==> flow/design.v <==
module top_level(f1,f2,p,in_1,in_2,out,clk,clk2);
input [7:0]in_1, in_2;
input clk;
input clk2;
input [15:0]p;   
input [15:0]f1,f2;  
output [15:0]out;
wire [15:0]a,b;
wire [15:0]r1,r2,r3,r4,r5;
convert inst_1(.float(a), .int8(in_1), .clk(clk));  
convert inst_2(.float(b), .int8(in_2), .clk(clk));
mult inst_3(.B(f1), .C(r1), .A(a), .clk(clk));   
mult inst_4(.B(f2), .C(r2), .A(b), .clk(clk));
main_adder inst_5 (.AA(r1), .BB(r2),.clk(clk), .R_add(r3)); 
mux inst_6(.in1(r4), .in2(p), .sel(clk2), .out(r5));  
main_adder inst_7 (.AA(r3), .BB(r5),.clk(clk), .R_add(r4));  
assign out=r4;
endmodule
module convert( float, int8,clk);
input clk;
output [15:0] float;
input [7:0] int8;
reg [4:0] exp;
reg [9:0] mantissa;
integer i;
always @(negedge clk)
begin
if(int8 != 8'b0) 
begin
for(i = 0; i < 8; i = i + 1)
    if(int8[i]) 
      exp = i;
      if(exp < 10)
      mantissa = int8 << (10 - exp);
      else
      mantissa = int8;
      exp = exp + 15;
 end
else begin
 mantissa=0;
exp=0;
    end
end
assign float = {1'b0, exp, mantissa};
endmodule
module mult(B,C, A, clk);
input  [15:0]A;
input clk;
input [15:0]B;
output reg    [15:0]C;
wire          [5:0]e;   
wire           [21:0]m;  
wire            [10:0]A_m;     
wire            [10:0]B_m;     
reg           [4:0]C_e;  
wire            C_sign;  
reg           [9:0]C_m;  
assign C_sign=(A[15]^B[15]); 
assign e[5:0]=(A[14:10]+B[14:10]-4'b1111); 
assign A_m[10:0]={1'b1, A[9:0]};
assign B_m[10:0]={1'b1, B[9:0]};
assign m[21:0]=(A_m[10:0])*(B_m[10:0]);   
always@(posedge clk)
begin
if (A==0)   
  begin
  C<=16'b0;
  end
else begin
    if (m[21]==1'b1) 
    begin
    C_m=m[20:11];
    C_e=e[4:0]+m[21];
    C<={C_sign,C_e[4:0],C_m[9:0]};
    end 
    else begin
    C_m=m[19:10];
    C_e=e[4:0]+m[21];
    C<={C_sign,C_e[4:0],C_m[9:0]};
    end
end
end
endmodule
module main_adder (AA, BB,clk, R_add);
input [15:0] AA, BB; 
input clk;             
output  [15:0] R_add;                
wire [14:0]temp_Sum_M_C; 
wire [13:0]temp_Sub_M_C, temp_lza_count_reg;
wire [15:0]temp_L, temp_S;
compare_adder inst_1  (.C_L(temp_L), .C_S(temp_S), .A(AA), .B(BB),.clk(clk));  
shift_adder inst_2    ( temp_sign, temp_Sum_M_C, temp_Sub_M_C, temp_lza_count_reg, temp_L, temp_S,clk);
adder inst_3          (R_add, temp_L, temp_S, temp_sign, temp_Sum_M_C, temp_Sub_M_C, temp_lza_count_reg,clk );
endmodule
module compare_adder (C_L, C_S, A, B,clk);
input [15:0] A, B;
input clk;
output reg[15:0] C_L, C_S;
always@ (posedge clk)
if (A[14:0]>=B[14:0])
 begin
C_L<=A[15:0]; C_S<=B[15:0];
 end
 else begin
C_L<=B[15:0]; C_S<=A[15:0];
 end
endmodule
module shift_adder ( sign, Sum_M_C, Sub_M_C, lza_count_reg,L, S,clk);
input [15:0] L, S;  
input clk;             
output reg sign;                       
reg [13:0] M_C_L, M_C_S;        
reg [13:0]M_C_Lnew, M_C_Snew;   
output  reg[14:0] Sum_M_C;             
output  reg[13:0] Sub_M_C;            
reg [13:0] Sub_M_CS;                     
output reg [13:0] lza_count_reg;                
reg [4:0] count; 
always@ (*)
begin
M_C_L[13:0]={1'b1, L[9:0], 3'b000};                      
M_C_S[13:0]={1'b1, S[9:0], 3'b000};
sign=L[15];                                              
M_C_Snew[13:0]=M_C_S[13:0]>>(L[14:10]-S[14:10]);         
M_C_Lnew[13:0]=M_C_L[13:0];                              
Sum_M_C[14:0]=M_C_Lnew[13:0]+ M_C_Snew[13:0];            
Sub_M_C[13:0]=M_C_Lnew[13:0]- M_C_Snew[13:0];            
begin 
lza_count_reg=14;                                            
for( count=0; count<14; count=count+1 ) 
if( Sub_M_C[ count ] ) 
lza_count_reg=13-count; 
end 
end
endmodule
module adder(R_add, L, S, sign, Sum_M_C, Sub_M_C,lza_count_reg,clk );
input clk;
input [15:0] L, S;               
input sign;                       
input [14:0] Sum_M_C;             
input [13:0] Sub_M_C;            
reg [13:0] Sub_M_CS;                     
input [13:0] lza_count_reg;                
output reg [15:0] R_add;                
always @(posedge clk)
begin
if (L==0 &  S==0)
  begin
  R_add<=16'b0;
  end
  else begin
if (L[15]^S[15]==0)            
 begin
R_add[15]<=sign;                      
R_add[14:10]<=L[14:10]+Sum_M_C[14];   
 if (Sum_M_C[14]==1)
 begin
 R_add[9:0]<=Sum_M_C[13:4];
 end 
 else begin
 R_add[9:0]<=Sum_M_C[12:3];             
 end
 end 
 else begin                         
R_add[15]<=sign;
R_add[14:10]<=L[14:10]-lza_count_reg;
Sub_M_CS[13:0]=(Sub_M_C[13:0]<<lza_count_reg);
R_add[9:0]<=Sub_M_CS[12:3];          
end
end
end
endmodule
module mux(in1, in2, sel, out);  
input [15:0]in1,in2;
input sel;
output reg [15:0]out;
 always @ (*)  
 begin : MUX        
   if (sel == 1'b0) begin
      out = in1;
   end else begin
       out = in2 ;
   end
end
endmodule  
Step by step through the tools: top_level

Tool output for the design above before and after an edit, in the order of the flow.
Lines under "unedited" count in the file above, lines under "edited" in the edited file.
"difference" is "edited" less "unedited", of the values as shown.
Operators: Yosys type, input widths -> output width; for muxes data width and select width s.
A cell with n/a has no value.

Design top: top_level
Clock port: clk
Cell library: sky130hd
Library corner: tt_025C_1v80

The edit

Unified diff, file above to edited file.
The edited RTL no longer does the same as the RTL above: the edit was made by script, with no optimisation intended.

```diff
@@ -1,9 +1,11 @@
-module top_level(f1,f2,p,in_1,in_2,out,clk,clk2);
+module top_level(f1,f2_i,p,in_1,in_2,out,clk,clk2);
 input [7:0]in_1, in_2;
 input clk;
 input clk2;
 input [15:0]p;   
-input [15:0]f1,f2;  
+input [15:0]f1,f2_i;  
 output [15:0]out;
+reg [15:0] f2;
+always @(posedge clk) f2 <= f2_i;
 wire [15:0]a,b;
 wire [15:0]r1,r2,r3,r4,r5;
```

After elaboration

Counts by Yosys on the flattened word-level netlist (proc, flatten, opt, wreduce; memories kept). Register bits leave out memories and registers merged into their read ports (data or address); mux counts leave out enables and synchronous resets folded into registers. Print and check cells are left out. Cells with the same type and inputs are merged into one.

Word-level totals:

| item                        | unedited | edited | difference |
| flip-flop bits (word level) | 158      | 174    | +16 |
| bits of input ports         | 66       | 66     | 0 |
| output and inout bits       | 16       | 16     | 0 |
| word-level cells            | 127      | 128    | +1 |

Cells by class:

| item                       | unedited | edited | difference |
| $add $sub $neg             | 20       | 20     | 0 |
| multiply operators         | 2        | 2      | 0 |
| $lt $le $gt $ge            | 4        | 4      | 0 |
| shift-type cells           | 6        | 6      | 0 |
| mux-type cells             | 61       | 61     | 0 |
| bitwise gates (word level) | 6        | 6      | 0 |
| reduce/logical cells       | 10       | 10     | 0 |

Unchanged operator kinds not shown: 26.

Longest topological paths

Depth = most cells in a row (Yosys ltp): at word level without a register or memory, in the mapped netlist without a sequential cell, where the memories' decode and read muxes count.

Depth:

| item                          | unedited | edited | difference |
| word-level depth              | 19       | 19     | 0 |
| ABC_AREA                      | 0        | 0      | n/a |
| gate-level depth with buffers | 36       | 37     | +1 |
| mapped depth without buffers  | 32       | 34     | +2 |

After synthesis

Yosys stat after the flow's synthesis: flattened, memories mapped to cells. It holds for the ABC_AREA given above (unset counts as 0); a run with the other value may have another netlist.

Mapped netlist:

| item                               | unedited | edited   | difference |
| mapped cells                       | 2,532    | 2,541    | +9 |
| synthesis area (um^2)              | 20,642.3 | 20,771.2 | +128.9 |
| sequential part of the area (um^2) | 3,163.0  | 3,483.3  | +320.3 |
| flip-flops                         | 158      | 174      | +16 |
| buffer cells                       | 110      | 108      | -2 |

Cells by type:

| type                      | unedited | edited | difference |
| sky130_fd_sc_hd__dfxtp_1  | 158      | 174    | +16 |
| sky130_fd_sc_hd__a211oi_1 | 22       | 37     | +15 |
| sky130_fd_sc_hd__nor2_1   | 181      | 195    | +14 |
| sky130_fd_sc_hd__nand3_1  | 34       | 42     | +8 |
| sky130_fd_sc_hd__nor3_1   | 57       | 50     | -7 |
| sky130_fd_sc_hd__o21a_1   | 18       | 11     | -7 |
| sky130_fd_sc_hd__or2_2    | 7        | 14     | +7 |
| sky130_fd_sc_hd__inv_1    | 339      | 345    | +6 |
| sky130_fd_sc_hd__xnor2_1  | 56       | 62     | +6 |
| sky130_fd_sc_hd__mux2_2   | 53       | 59     | +6 |
| sky130_fd_sc_hd__o211ai_1 | 29       | 23     | -6 |
| sky130_fd_sc_hd__o221ai_1 | 10       | 4      | -6 |
| sky130_fd_sc_hd__o21ai_1  | 10       | 5      | -5 |
| sky130_fd_sc_hd__nor3b_1  | 7        | 2      | -5 |
| sky130_fd_sc_hd__o311a_1  | 5        | 0      | -5 |
| sky130_fd_sc_hd__a22oi_1  | 4        | 9      | +5 |
| sky130_fd_sc_hd__o22ai_1  | 4        | 9      | +5 |
| sky130_fd_sc_hd__and2_1   | 87       | 83     | -4 |

Unchanged cell types not shown: 19.
The list need not be complete.
The figures by module come from a second, unflattened synthesis with its own total; it is not the netlist above.

Second synthesis, totals:

| item                                           | unedited | edited   | difference |
| cell total of the unflattened synthesis        | 2,548    | 2,564    | +16 |
| area total of the unflattened synthesis (um^2) | 21,712.1 | 22,019.9 | +307.8 |

Each row is one instance without its submodules.

By module, unedited:

| module        | times used | cells | area (um^2) | seq. area (um^2) |
| mult          | 2          | 547   | 4,655.7     | 320.3 |
| shift_adder   | 2          | 308   | 2,183.3     | 0.0 |
| compare_adder | 2          | 121   | 1,524.0     | 640.6 |
| adder         | 2          | 178   | 1,462.7     | 320.3 |
| convert       | 2          | 111   | 905.9       | 300.3 |
| mux           | 1          | 18    | 249.0       | 0.0 |
| main_adder    | 2          | 0     | 0.0         | 0.0 |
| top_level     | 1          | 0     | 0.0         | 0.0 |

By module, edited:

| module        | times used | cells | area (um^2) | seq. area (um^2) |
| mult          | 2          | 547   | 4,649.5     | 320.3 |
| shift_adder   | 2          | 308   | 2,183.3     | 0.0 |
| compare_adder | 2          | 121   | 1,524.0     | 640.6 |
| adder         | 2          | 178   | 1,462.7     | 320.3 |
| convert       | 2          | 111   | 905.9       | 300.3 |
| top_level     | 1          | 16    | 320.3       | 320.3 |
| mux           | 1          | 18    | 249.0       | 0.0 |
| main_adder    | 2          | 0     | 0.0         | 0.0 |

Layout results

Both versions went through the flow (Yosys, OpenROAD) with the same settings in each pair. Constraints: input delay and output delay 20% of the set period each, output load 0.01 pF.

Flow settings, set A:
period_ns: 13.3
CAP_MARGIN: 20
CORE_MARGIN: 2
CORE_UTILIZATION: 40
SLEW_MARGIN: 20

Final reports, set A:

| item                                    | unedited | edited   | difference |
| cell area after synthesis (um^2)        | 20,642.3 | 20,771.2 | +128.9 |
| die area (um^2)                         | 53,439.6 | 53,766.0 | +326.4 |
| standard-cell area after routing (um^2) | 23,351.1 | 23,119.7 | -231.4 |
| worst setup slack after layout (ns)     | 0.201    | 0.337    | +0.136 |
